==> flow/design.v <==
`timescale 1ns / 1ps
module ALU(
    input  [7:0] SrcA, 
    input  [7:0] SrcB,
    input  [3:0] ALUControl,
    output reg [7:0] ALUResult,
    output reg Zero
);
parameter ADD          = 4'b1000;
parameter SUBTRACT     = 4'b1001;
parameter MULTIPLY     = 4'b1010;
parameter DIVIDE       = 4'b1011;
parameter AND          = 4'b1100;
parameter OR           = 4'b1101;
parameter NOT          = 4'b1110;
parameter XOR          = 4'b1111;
parameter Right_Shift  = 4'b0110;
parameter Left_Shift   = 4'b0111;
parameter LOAD         = 4'b0010;  
parameter STORE        = 4'b0011;   
parameter JUMP         = 4'b0100;
parameter Equal_to     = 4'b0101;
always @(*) begin
    case (ALUControl)
        ADD:          ALUResult = SrcA + SrcB;
        SUBTRACT:     ALUResult = SrcA + (~SrcB + 1'b1);
        MULTIPLY:     ALUResult = SrcA * SrcB;
        DIVIDE:       ALUResult = (SrcB != 0) ? SrcA / SrcB : 8'b0;
        AND:          ALUResult = SrcA & SrcB;
        OR:           ALUResult = SrcA | SrcB;
        NOT:          ALUResult = ~SrcA;
        XOR:          ALUResult = SrcA ^ SrcB;
        Right_Shift:  ALUResult = $signed(SrcA) >>> 1;
        Left_Shift:   ALUResult = $signed(SrcA) << 1;
        Equal_to:    ALUResult = (SrcA == SrcB) ? 8'b00000001 : 8'b00000000;
        default:   begin
          ALUResult = 8'b00000000;
        end
    endcase
      Zero = (ALUResult == 0) ? 1'b1 : 1'b0;
end
endmodule
module ControlUnit(
    input [3:0] opcode,
    input [2:0] funct,
    input Zero,
    output reg RegWrite,
    output reg ALUSrc,
    output reg MemWrite,
    output reg [3:0] ALUControl,
    output reg ResultSrc,
    output reg PCSrc
);
parameter OP_RTYPE        = 4'b0000;
parameter OP_LOAD_IM      = 4'b0001;
parameter OP_LOAD         = 4'b0010;
parameter OP_STORE        = 4'b0011;
parameter OP_JUMP         = 4'b0100;
parameter OP_EQUAL_TO     = 4'b0101;
parameter OP_RIGHT_SHIFT  = 4'b0110;
parameter OP_LEFT_SHIFT   = 4'b0111;
parameter OP_ADDI         = 4'b1000;
parameter OP_BEQ          = 4'b1001;
parameter F_ADD           = 3'b000;
parameter F_SUBTRACT      = 3'b001;
parameter F_MULTIPLY      = 3'b010;
parameter F_DIVIDE        = 3'b011;
parameter F_AND           = 3'b100;
parameter F_OR            = 3'b101;
parameter F_XOR           = 3'b110;
parameter F_NOT           = 3'b111;
parameter ALU_ADD         = 4'b1000;
parameter ALU_SUBTRACT    = 4'b1001;
parameter ALU_MULTIPLY    = 4'b1010;
parameter ALU_DIVIDE      = 4'b1011;
parameter ALU_AND         = 4'b1100;
parameter ALU_OR          = 4'b1101;
parameter ALU_NOT         = 4'b1110;
parameter ALU_XOR         = 4'b1111;
parameter ALU_RIGHT_SHIFT = 4'b0110;
parameter ALU_LEFT_SHIFT  = 4'b0111;
parameter ALU_EQUAL_TO    = 4'b0101;
  always @(*) begin
    RegWrite    = 0;
    ALUSrc      = 0;
    MemWrite    = 0;
    ALUControl  = 4'b0000;
    ResultSrc   = 0;
    PCSrc       = 0;
    case (opcode)
        OP_RTYPE: begin
            RegWrite = 1;
            ALUSrc   = 0;
            case (funct)
                F_ADD:      ALUControl = ALU_ADD;
                F_SUBTRACT: ALUControl = ALU_SUBTRACT;
                F_MULTIPLY: ALUControl = ALU_MULTIPLY;
                F_DIVIDE:   ALUControl = ALU_DIVIDE;
                F_AND:      ALUControl = ALU_AND;
                F_OR:       ALUControl = ALU_OR;
                F_XOR:      ALUControl = ALU_XOR;
                F_NOT:      ALUControl = ALU_NOT;
            endcase
        end
        OP_LOAD_IM: begin
            RegWrite   = 1;
            ALUSrc     = 1;
            ALUControl = ALU_ADD;
            ResultSrc  = 0;
        end
        OP_LOAD: begin
            RegWrite   = 1;
            ALUSrc     = 1;
            ALUControl = ALU_ADD;
            ResultSrc  = 1;
        end
        OP_STORE: begin
        RegWrite = 1;
            ALUSrc     = 1;
            ResultSrc = 0;
            MemWrite   = 1;
            ALUControl = ALU_ADD;
        end
        OP_EQUAL_TO: begin
            ALUControl = ALU_EQUAL_TO;
            PCSrc      = Zero;
        end
        OP_JUMP: begin
            PCSrc = 1;
        end
        OP_RIGHT_SHIFT: begin
            RegWrite   = 1;
            ALUSrc     = 0;
            ALUControl = ALU_RIGHT_SHIFT;
        end
        OP_LEFT_SHIFT: begin
            RegWrite   = 1;
            ALUSrc     = 0;
            ALUControl = ALU_LEFT_SHIFT;
        end
        OP_ADDI: begin
        RegWrite   = 1;
    ALUSrc     = 1;
    ALUControl = ALU_ADD;
    ResultSrc  = 0;
        end
        OP_BEQ: begin
       RegWrite = 0;
       ALUControl = ALU_EQUAL_TO;
       MemWrite = 0;
       ResultSrc = 0;
       ALUSrc = 0;
       PCSrc = Zero;
       end
        default: ALUControl = 4'b0000;
    endcase
end
endmodule
module Extender(
    input  [2:0] in0,
    output reg [7:0] ImmExt
);
    always @(*) begin
        if (in0[2] == 0)
            ImmExt = {5'b00000, in0};  
        else
            ImmExt = {5'b11111, in0};  
    end
endmodule
module Register_file(rdata1, rdata2, wrtData, srcreg1, srcreg2, destreg, write, clk, reset);
input clk, reset, write;
input [2:0] srcreg1, srcreg2, destreg;
input [7:0] wrtData;
output [7:0] rdata1, rdata2;
integer i;
reg [7:0] regfile [0:7];
assign rdata1 = regfile[srcreg1];
assign rdata2 = regfile[srcreg2];
always @ (posedge   clk or posedge reset )begin
if (reset) begin
  for ( i = 0; i < 8; i = i + 1)
    regfile[i] <= i;
end
else  if (write) begin 
    regfile[destreg] <= wrtData;
end
end
endmodule
module MUX_2x1(
input [7:0] in0, input [7:0] in1, input select, output [7:0] out0
    );
    assign out0 = (select ==0) ? in0 : in1;
endmodule
module Forwarding_Mux( Src_in, Result, ALU_Result, forward, Src_out);
input [7:0] Src_in;
input [7:0] Result;
input [7:0] ALU_Result;
input [1:0] forward;
output [7:0] Src_out;
assign Src_out = (forward == 2'b00) ? Src_in:
                 (forward == 2'b01) ? ALU_Result:
                 (forward == 2'b10) ? Result:
                 Src_in;
                 endmodule 
module pc(pc, clk, reset, pcnext, stallF);
input clk, reset;
input [7:0] pcnext;
input stallF;
output reg [7:0] pc;
always  @(posedge   clk or posedge reset) begin
if(reset)
pc <= 8'b0;
else if (!stallF)
pc <= pcnext;
end
endmodule
module IF_ID(
  input [7:0] pcplus1_f,
  input [15:0] instr_f,
  input [7:0] pc_f,
  output reg [7:0] pc_d,
  output reg [7:0] pcplus1_d,
  output reg [15:0] instr_d,
  input clk, input reset,
  input stallD, flushD
);
 always @(posedge clk or posedge reset) begin
  if (reset) begin
    pcplus1_d <= 8'd0;
    instr_d <= 16'd0;
    pc_d <= 8'd0;
  end else if (flushD) begin
    pcplus1_d <= 8'd0;
    instr_d <= 16'd0;
    pc_d <= 8'd0;
  end else if (!stallD) begin
    pcplus1_d <= pcplus1_f;
    instr_d <= instr_f;
    pc_d <= pc_f;
  end
end
endmodule
module ID_EX(
  input [7:0] SrcA, SrcB_reg, pcplus1, ImmExt,
  input [2:0] destreg, Rs1D, Rs2D,
  input RegWrite, ALUSrc, ResultSrc, MemWrite,
  input [3:0] ALUControl,
  output reg [7:0] SrcA_out, SrcB_reg_out, pcplus1_out, ImmExt_out,
  output reg [2:0] destreg_out, Rs1E, Rs2E,
  output reg RegWrite_out, ALUSrc_out, ResultSrc_out, MemWrite_out,
  output reg [3:0] ALUControl_out,
  input clk, input reset, flushE
);
  always @(posedge clk or posedge reset) begin
  if (reset) begin
    SrcA_out <= 0; SrcB_reg_out <= 0; pcplus1_out <= 0; ImmExt_out <= 0;
    destreg_out <= 0; Rs1E <= 0; Rs2E <= 0; RegWrite_out <= 0; ALUSrc_out <= 0; ResultSrc_out <= 0;
    MemWrite_out <= 0; ALUControl_out <= 0;
  end else begin
    if (flushE) begin
      SrcA_out <= 0; SrcB_reg_out <= 0; pcplus1_out <= 0; ImmExt_out <= 0;
      destreg_out <= 0; Rs1E <= 0; Rs2E <= 0; RegWrite_out <= 0; ALUSrc_out <= 0; ResultSrc_out <= 0;
      MemWrite_out <= 0; ALUControl_out <= 0;
    end else begin
      SrcA_out <= SrcA; SrcB_reg_out <= SrcB_reg; pcplus1_out <= pcplus1; ImmExt_out <= ImmExt;
      destreg_out <= destreg; Rs1E <= Rs1D; Rs2E <= Rs2D;
      RegWrite_out <= RegWrite; ALUSrc_out <= ALUSrc; ResultSrc_out <= ResultSrc;
      MemWrite_out <= MemWrite; ALUControl_out <= ALUControl;
    end
  end
end
endmodule
module EX_MEM(
  input [7:0] ALUResult, SrcB_reg, pcplus1,
  input [2:0] destreg,
  input RegWrite, MemWrite, ResultSrc,
  output reg [7:0] ALUResult_out, WriteData_out, pcplus1_out,
  output reg [2:0] destreg_out,
  output reg RegWrite_out, MemWrite_out, ResultSrc_out,
  input clk, input reset
);
  always @(posedge clk or posedge reset) begin
    if (reset) begin
      ALUResult_out <= 0; WriteData_out <= 0; pcplus1_out <= 0;
      destreg_out <= 0; RegWrite_out <= 0; MemWrite_out <= 0; ResultSrc_out <= 0;
    end else begin
      ALUResult_out <= ALUResult; WriteData_out <= SrcB_reg; pcplus1_out <= pcplus1;
      destreg_out <= destreg;
      RegWrite_out <= RegWrite; MemWrite_out <= MemWrite; ResultSrc_out <= ResultSrc;
    end
  end
endmodule
module MEM_WB(
  input [7:0] ReadData, ALUResult, pcplus1,
  input [2:0] destreg,
  input RegWrite, ResultSrc,
  output reg [7:0] ReadData_out, ALUResult_out, pcplus1_out,
  output reg [2:0] destreg_out,
  output reg RegWrite_out, ResultSrc_out,
  input clk, input reset
);
  always @(posedge clk or posedge reset) begin
    if (reset) begin
      ReadData_out <= 0; ALUResult_out <= 0; pcplus1_out <= 0;
      destreg_out <= 0; RegWrite_out <= 0; ResultSrc_out <= 0;
    end else begin
      ReadData_out <= ReadData; ALUResult_out <= ALUResult; pcplus1_out <= pcplus1;
      destreg_out <= destreg;
      RegWrite_out <= RegWrite; ResultSrc_out <= ResultSrc;
    end
  end
endmodule
module Hazard_unit( 
input [2:0] Rs1D, Rs2D, Rs1E, Rs2E, a1_d, a1_e, a1_w, a1_m,
input [3:0] opcode,
input regwrite_m, regwrite_w, ResultSrc_e, pcsrc,
output reg StallF, StallD, FlushD, FlushE,
output reg [1:0] ForwardAE, ForwardBE);
wire hzd;
assign hzd = (ResultSrc_e && (a1_e != 0) &&
              ((a1_e == a1_d) || (a1_e == Rs1D) || (a1_e == Rs2D)) &&
              (opcode != 4'b0101) && (opcode != 4'b0100));
always @(*) begin
        StallF = hzd;
        StallD = hzd;
        FlushE = hzd;
        FlushD = pcsrc;  
    end                           
always @(*) begin
        if (regwrite_m && (a1_m != 0) && (a1_m == Rs1E))
            ForwardAE = 2'b01;  
        else if (regwrite_w && (a1_w != 0) && (a1_w == Rs1E))
            ForwardAE = 2'b10;  
        else
            ForwardAE = 2'b00;  
        if (regwrite_m && (a1_m != 0) && (a1_m == Rs2E))
            ForwardBE = 2'b01;  
        else if (regwrite_w && (a1_w != 0) && (a1_w == Rs2E))
            ForwardBE = 2'b10;  
        else
            ForwardBE = 2'b00;  
    end
endmodule
module Pipelined_Processor(
input CLK,
input reset,
output [7:0] imem_addr,
input [15:0] imem_data,
output [7:0] dmem_addr,
output [7:0] dmem_wdata,
output dmem_we,
input [7:0] dmem_rdata,
output [7:0] result 
   );
wire pcsrc;
wire [7:0] pcplus1_f;
wire [7:0] pcnext_f;
wire [7:0] pc_f, pc_d;
wire [15:0] instr_f, instr_d;
wire signed [7:0] SrcA_d, SrcA_e;
wire signed [7:0] RD1e, RD2e;  
wire signed [7:0] SrcB ;
wire Zero;
wire [7:0] ALUResult_e, ALUResult_m, ALUResult_w;
wire [3:0] ALUControl_d, ALUControl_e;
wire ALUSrc_d, ALUSrc_e, ResultSrc_e, ResultSrc_d, ResultSrc_m, ResultSrc_w;
wire [7:0] pcplus1_d, pcplus1_e, pcplus1_m, pcplus1_w;
wire [2:0] a1_d, Rs1D, Rs2D;
wire [2:0] Rs1E, Rs2E;
wire [2:0] a1_e, a1_m, a1_w;  
wire [3:0] opcode;
wire [2:0] funct;
wire [7:0] SrcB_reg, SrcB_reg_e, SrcB_reg_m;
wire [7:0] wrtdata;
wire [7:0] read_data_w, read_data_m;
wire MemWrite_d, MemWrite_e, MemWrite_m;
wire regwrite_d, regwrite_e, regwrite_w, regwrite_m;
wire [7:0] ImmExt_d, ImmExt_e;  
wire [1:0] ForwardAE, ForwardBE;
wire stallF, flushD, stallD, flushE;
pc p0(.pcnext(pcnext_f),. reset(reset), .pc(pc_f), .stallF(stallF), .clk(CLK));
assign pcplus1_f = pc_f + 1;
assign imem_addr = pc_f;
assign instr_f = imem_data;
assign opcode = instr_f[15:12];
assign pcnext_f = (opcode == 4'b0101 && Zero) ? (pc_f + ImmExt_d) : 
  (pcsrc) ? ImmExt_d :
                (pc_f + 1);
assign a1_d = instr_f[8:6];   
assign funct = instr_f[11:9];
assign Rs1D = instr_f[5:3];
assign Rs2D = instr_f[2:0];
  Extender e0(.in0(Rs2D), .ImmExt(ImmExt_d));
IF_ID l0(.clk(CLK), .flushD(flushD), .stallD(stallD), .pcplus1_f(pcnext_f), .pcplus1_d(pcplus1_d),  .reset(reset), .pc_f(pc_f), .pc_d(pc_d),  .instr_d(instr_d), .instr_f(instr_f));
ControlUnit c0(.opcode(opcode), .funct(funct), .Zero(Zero), .ALUSrc(ALUSrc_d), .MemWrite(MemWrite_d), .ALUControl(ALUControl_d), .ResultSrc(ResultSrc_d), .PCSrc(pcsrc), .RegWrite(regwrite_d));
  Register_file r0(.clk(CLK), .reset(reset), .write(regwrite_w), .destreg(a1_w), .srcreg1(Rs1D), .srcreg2(Rs2D), .rdata1(SrcA_d), .rdata2(SrcB_reg), .wrtData(wrtdata));
ID_EX l1(.clk(CLK), .flushE(flushE), .reset(reset), .SrcA(SrcA_d), .SrcB_reg(SrcB_reg), 
.pcplus1(pcplus1_d), .ImmExt(ImmExt_d), 
.destreg(a1_d), .Rs1D(Rs1D), .Rs2D(Rs2D), .Rs1E(Rs1E), .Rs2E(Rs2E),
.RegWrite(regwrite_d), .ALUSrc(ALUSrc_d), .ResultSrc(ResultSrc_d), 
.MemWrite(MemWrite_d), .ALUControl(ALUControl_d), 
.SrcA_out(RD1e),
.SrcB_reg_out(RD2e), 
.pcplus1_out(pcplus1_e),
.ImmExt_out(ImmExt_e), .destreg_out(a1_e), 
.RegWrite_out(regwrite_e), .ALUSrc_out(ALUSrc_e), 
.ResultSrc_out(ResultSrc_e), 
.MemWrite_out(MemWrite_e), 
.ALUControl_out(ALUControl_e));
Forwarding_Mux m0(.Src_in(RD1e), .Result(wrtdata), .ALU_Result(ALUResult_m), .forward(ForwardAE), .Src_out(SrcA_e));
Forwarding_Mux m1(.Src_in(RD2e), .Result(wrtdata), .ALU_Result(ALUResult_m), .forward(ForwardBE), .Src_out(SrcB_reg_e));
MUX_2x1 alu(.in0(SrcB_reg_e), .in1(ImmExt_e), .select(ALUSrc_e), .out0(SrcB));
ALU a0( .SrcA(SrcA_e), .SrcB(SrcB), .Zero(Zero), .ALUResult(ALUResult_e), .ALUControl(ALUControl_e));
EX_MEM l2(.clk(CLK), .reset(reset), 
.ALUResult(ALUResult_e), .SrcB_reg(SrcB_reg_e),
.pcplus1(pcplus1_e), 
          .RegWrite(regwrite_e), .MemWrite(MemWrite_e),
          .ResultSrc(ResultSrc_e), 
.ALUResult_out(ALUResult_m), .destreg(a1_e), 
.WriteData_out(SrcB_reg_m ), .pcplus1_out(pcplus1_m), .destreg_out(a1_m), .RegWrite_out(regwrite_m), .MemWrite_out(MemWrite_m), .ResultSrc_out(ResultSrc_m));
assign dmem_addr = ALUResult_m;
assign dmem_wdata = SrcB_reg_m;
assign dmem_we = MemWrite_m;
assign read_data_m = dmem_rdata;
MEM_WB l3(.clk(CLK), .reset(reset), .ReadData(read_data_m), .ALUResult(ALUResult_m), .pcplus1(pcplus1_m), .destreg(a1_m), .RegWrite(regwrite_m), .ResultSrc(ResultSrc_m), .ReadData_out(read_data_w), .ALUResult_out(ALUResult_w), .pcplus1_out(pcplus1_w), .destreg_out(a1_w), .RegWrite_out(regwrite_w), .ResultSrc_out(ResultSrc_w));
MUX_2x1 read(.in0(ALUResult_w), .in1(read_data_w), .select(ResultSrc_w), .out0(wrtdata));
assign result = wrtdata;
Hazard_unit h0(.Rs1D(Rs1D), .Rs2D(Rs2D), .Rs1E(Rs1E), .Rs2E(Rs2E), .a1_d(a1_d), .a1_e(a1_e), .a1_w(a1_w), .a1_m(a1_m), .opcode(opcode), .regwrite_m(regwrite_m), .regwrite_w(regwrite_w), .ResultSrc_e(ResultSrc_e), .pcsrc(pcsrc), .StallF(stallF), .StallD(stallD), .FlushD(flushD), .FlushE(flushE), .ForwardAE(ForwardAE), .ForwardBE(ForwardBE));
endmodule
Reports on Pipelined_Processor

The steps from the RTL of Pipelined_Processor to its reports follow in flow order.
Line numbers count from 1 in the design file above.
Cell names lack the library's common part.
A cell with - has no value.

Design top: Pipelined_Processor
Clock input: CLK
Standard-cell library: sky130hd
Timing corner: tt_025C_1v80

Word level

Source: Yosys, flattened and elaborated. Widths are those after wreduce. Registers that Yosys merges into a memory's read port (data or address) are not register bits. Print and check cells do not count. Equal cells are merged and count once.
Yosys's memory passes give these memory sizes; they may raise the number of words (mostly to a power of two), join words into wider ones and drop unused or constant bits.

Bits in registers: 156
Bits in read-only memories: 24
Memories kept: 1
Input port bits: 26
Output and inout port bits: 33
Word-level cells: 172

Memory list:

| memory           | words | width | read ports | wr ports | line | text |
| (name not given) | 8     | 3     | 1          | 0        | 94   | `case (funct)` |

Add/sub/neg operators: 5
$mul: 1
Divide/modulo/power cells: 1
Equal/unequal tests: 55
Muxes and demuxes: 38
Bitwise logic cells: 5
Reductions and logical operators: 35

Operators with widths:

| cell                                                                     | count |
| 8-bit parallel mux with 8-bit select                                     | 2 |
| 8-bit two-way mux                                                        | 15 |
| 8-bit parallel mux with 11-bit select                                    | 1 |
| 8-bit by 8-bit divider with 8-bit output                                 | 1 |
| 8-bit by 8-bit multiplier with 8-bit output                              | 1 |
| 4-bit equality test (second input constant)                              | 10 |
| 3-bit equality test (second input constant)                              | 12 |
| 4-bit by 3-bit equality test with 1-bit output (second input constant)   | 7 |
| 8-bit adder                                                              | 3 |
| 3-bit equality test                                                      | 7 |
| 4-bit parallel mux with 5-bit select                                     | 1 |
| 3-bit by 2-bit equality test with 1-bit output (second input constant)   | 6 |
| 2-bit AND reduction                                                      | 8 |
| 8-bit by 1-bit adder with 8-bit output (second input constant)           | 2 |
| 8-bit NOT                                                                | 2 |
| 1-bit logical AND                                                        | 11 |
| 1-bit two-way mux                                                        | 10 |
| 3-bit by 1-bit equality test with 1-bit output (second input constant)   | 3 |
| 3-bit zero test                                                          | 3 |
| 3-bit nonzero test                                                       | 3 |
| 3-bit two-way mux                                                        | 3 |
| 4-bit by 2-bit equality test with 1-bit output (second input constant)   | 2 |
| 4-bit by 3-bit inequality test with 1-bit output (second input constant) | 2 |
| 8-bit equality test                                                      | 1 |
| 8-bit AND                                                                | 1 |
| 8-bit OR                                                                 | 1 |
| 8-bit XOR                                                                | 1 |
| 8-bit zero test                                                          | 1 |

Not listed: further kinds 13, cells in them 20.

Depth

Depth = most cells in a row (Yosys ltp): at word level without a register or memory, in the mapped netlist without a sequential cell, where the memories' decode and read muxes count.

Word-level depth: 19
ABC_AREA: 0
Gate-level depth with buffers: 78

Synthesis result

Yosys stat after the flow's synthesis: flattened, memories mapped to cells. It holds for the ABC_AREA given above (unset counts as 0); a run with the other value may have another netlist.

Cells in the netlist: 1287
Synthesis area: 11330.9 sq um
Sequential part of the area: 3718.6 sq um
Flip-flop cells: 148
Buffers: 60

Cells by type:

| type     | count |
| dfrtp_1  | 136 |
| ha_1     | 86 |
| nor2_1   | 134 |
| a21oi_1  | 96 |
| o21ai_0  | 93 |
| nand2_1  | 108 |
| mux2i_1  | 35 |
| xnor2_1  | 38 |
| dfstp_2  | 12 |
| fa_1     | 15 |
| mux2_2   | 26 |
| inv_1    | 73 |
| nor3_1   | 34 |
| nand3_1  | 32 |
| clkbuf_1 | 42 |
| xor2_1   | 16 |
| a211oi_1 | 18 |
| o21a_1   | 18 |

Other cell types: 76; their cells: 275.
By module: a second synthesis without flattening, with its own total; a netlist apart from the flattened one above.

Cells (unflattened synthesis): 1371
Area total of the unflattened synthesis: 14272.4 sq um

Rows give one instance, submodules left out.

Modules:

| module              | instances | cells | area (sq um) | sequential area (sq um) |
| ALU                 | 1         | 529   | 3921.3       | 0.0 |
| Register_file       | 1         | 329   | 3673.5       | 1616.6 |
| ID_EX               | 1         | 104   | 1574.0       | 1226.2 |
| IF_ID               | 1         | 104   | 1327.5       | 800.8 |
| EX_MEM              | 1         | 31    | 754.5        | 750.7 |
| MEM_WB              | 1         | 30    | 729.4        | 725.7 |
| Pipelined_Processor | 1         | 78    | 566.8        | 0.0 |
| Forwarding_Mux      | 2         | 27    | 276.5        | 0.0 |
| pc                  | 1         | 18    | 335.3        | 200.2 |
| Hazard_unit         | 1         | 38    | 310.3        | 0.0 |
| MUX_2x1             | 2         | 9     | 131.4        | 0.0 |
| ControlUnit         | 1         | 30    | 203.9        | 0.0 |
| Extender            | 1         | 8     | 60.1         | 0.0 |

Timing after synthesis

Path of least setup slack by OpenSTA after synthesis, without wires, with an ideal clock, recovery checks aside; 20% of the period is set as input and as output delay. Where synthesis merged equal registers, the netlist keeps one of their names.

Kind: register -> register
Start: register l1.ImmExt_out[6]
End: register p0.pc[7]
Clock period: 13500 ps
Data arrival time: 12790 ps
Slack: 584 ps
Path delay: 12916 ps
Stages: 69
Synthesis period reached: 12916 ps

"path delay" is the arrival time less input delay plus setup time.
"stages": output pins that drive a net of the path, with the launching flip-flop's if there is one; two outputs of one cell count as two.
"synthesis period reached" is the clock period less the worst setup slack; recovery checks do not enter. This is arithmetic on one report: input and output delays are still those of the set period (20% each).
A register here has more assigning lines than the two given.

Cell sequence: dfrtp_1 > buf_2 > or3b_1 > a211oi_2 > o211ai_2 > o221ai_2 > a21o_2 > clkinv_1 > nor3_1 > nand2_1 > a22oi_1 > ha_1 > o21a_1 > or2_2 > and2_1 > nor2b_1 > nor2_1 > a21oi_1 > [... 33 more ...] > a21o_1 > a21oi_1 > nor2b_1 > nor2_1 > nor2_1 > mux2_2 > ha_1 > o21a_1 > o21ai_0 > a21oi_1 > o21ai_0 > nand2b_1 > a21oi_1 > o221ai_1 > nor3_2 > nand4_1 > nor3b_1 > a221o_1
Elaborated cells between the ends (all ways): 21
Source lines of those cells: 14
Classes of those cells: add/sub: 3; mul: 1; div: 1; eq/ne: 1; mux: 8; logic: 4; reduce/logical: 3

Ends and longest elaborated chain, post-synthesis:

| element            | line | text |
| start: declaration | 248  | `output reg [7:0] SrcA_out, SrcB_reg_out, pcplus1_out, ImmExt_out,` |
| start: assignment  | 256  | `SrcA_out <= 0; SrcB_reg_out <= 0; pcplus1_out <= 0; ImmExt_out <= 0;` |
| start: assignment  | 265  | `SrcA_out <= SrcA; SrcB_reg_out <= SrcB_reg; pcplus1_out <= pcplus1; ImmExt_out <= ImmExt;` |
| end: assignment    | 212  | `pc <= 8'b0;` |
| end: assignment    | 214  | `pc <= pcnext;` |
| end: declaration   | 209  | `output reg [7:0] pc;` |

No chain of elaborated cells between the ends is given.
Nets of the timed path that keep an RTL name, with a line that drives or declares them; the list need not be complete.

Named nets, post-synthesis:

| net            | line | text |
| ALUResult_e[0] | 24   | `case (ALUControl)` |

Path in the finished layout

Path of least setup slack in the final report of job 2 (OpenROAD, finished layout, wires in). Where an end is a register, its clock arrival counts in the times.
The path's times are printed in steps of 10 ps; the period is the one set.

Kind: register -> register
Start: register l3.ResultSrc_out
End: register p0.pc[1]
Clock period: 23400 ps
Data arrival time: 16120 ps
Slack: 7600 ps
Stages: 67

Cell sequence: dfrtp_1 > mux2i_1 > nand2_1 > o221ai_2 > a21o_2 > clkinv_1 > nor3_1 > nand2_1 > a22oi_1 > ha_1 > o21a_1 > or2_2 > and2_1 > nor2b_1 > a21oi_1 > ha_1 > o21a_1 > o21ai_0 > [... 31 more ...] > a21o_1 > a21oi_1 > nor2b_1 > nor2_1 > nor2_1 > mux2_2 > ha_1 > o21a_1 > o21ai_0 > a21oi_1 > o21ai_0 > nand2b_1 > a21oi_1 > o221ai_1 > nor3_2 > and2_1 > mux2i_1 > mux2_2
Elaborated cells between the ends (all ways): 29
Source lines of those cells: 18
Classes of those cells: add/sub: 3; mul: 1; div: 1; eq/ne: 1; mux: 15; logic: 5; reduce/logical: 3

Ends and longest elaborated chain, after layout:

| element            | line | text |
| start: declaration | 299  | `output reg RegWrite_out, ResultSrc_out,` |
| start: assignment  | 305  | `destreg_out <= 0; RegWrite_out <= 0; ResultSrc_out <= 0;` |
| start: assignment  | 309  | `RegWrite_out <= RegWrite; ResultSrc_out <= ResultSrc;` |
| end: assignment    | 212  | `pc <= 8'b0;` |
| end: assignment    | 214  | `pc <= pcnext;` |
| end: declaration   | 209  | `output reg [7:0] pc;` |

No chain of elaborated cells between the ends is given.
Nets of the timed path that keep an RTL name, with a line that drives or declares them; the list need not be complete.

Named nets, after layout:

| net            | line | text |
| ALUResult_e[0] | 24   | `case (ALUControl)` |

Below are 2 stored runs of the flow (Yosys, OpenROAD; platform sky130hd) on Pipelined_Processor, each with its settings and what was measured, unordered. Constraints: input delay and output delay 20% of the set period each, output load 0.01 pF.
"power consumption" is the tool's figure for a default switching activity; nothing was simulated.
Settings: n/a = not set for that run.
Results: n/a = not shown.

| item                                      | job 1 | job 2   |
| ABC_AREA                                  | 0     | n/a     |
| CELL_PAD_IN_SITES_GLOBAL_PLACEMENT        | 3     | n/a     |
| CORE_UTILIZATION                          | 54    | 22      |
| CTS_CLUSTER_SIZE                          | 56    | n/a     |
| GPL_ROUTABILITY_DRIVEN                    | 1     | 1       |
| GPL_TIMING_DRIVEN                         | 1     | n/a     |
| PLACE_DENSITY_LB_ADDON                    | 0.08  | n/a     |
| TNS_END_PERCENT                           | 75    | n/a     |
| period_ns                                 | 7.69  | 23.4    |
| CAP_MARGIN                                | 20    | 20      |
| CORE_MARGIN                               | 2     | 2       |
| SLEW_MARGIN                               | 20    | 20      |
| CELL_PAD_IN_SITES_DETAIL_PLACEMENT        | n/a   | 0       |
| HOLD_SLACK_MARGIN                         | n/a   | 0.13    |
| SETUP_SLACK_MARGIN                        | n/a   | 4.26    |
| utilization after layout                  | n/a   | 0.261   |
| power consumption (mW)                    | n/a   | 1.611   |
| worst hold slack in the final report (ps) | n/a   | 351     |
| cell area after synthesis (sq um)         | n/a   | 11330.9 |
| die footprint (sq um)                     | n/a   | 53335.6 |
| smallest setup slack (ps)                 | n/a   | 7599    |
| sum of negative setup slack (ps)          | n/a   | 0       |

Job 1: did not finish, placement stopped with FLW-0024
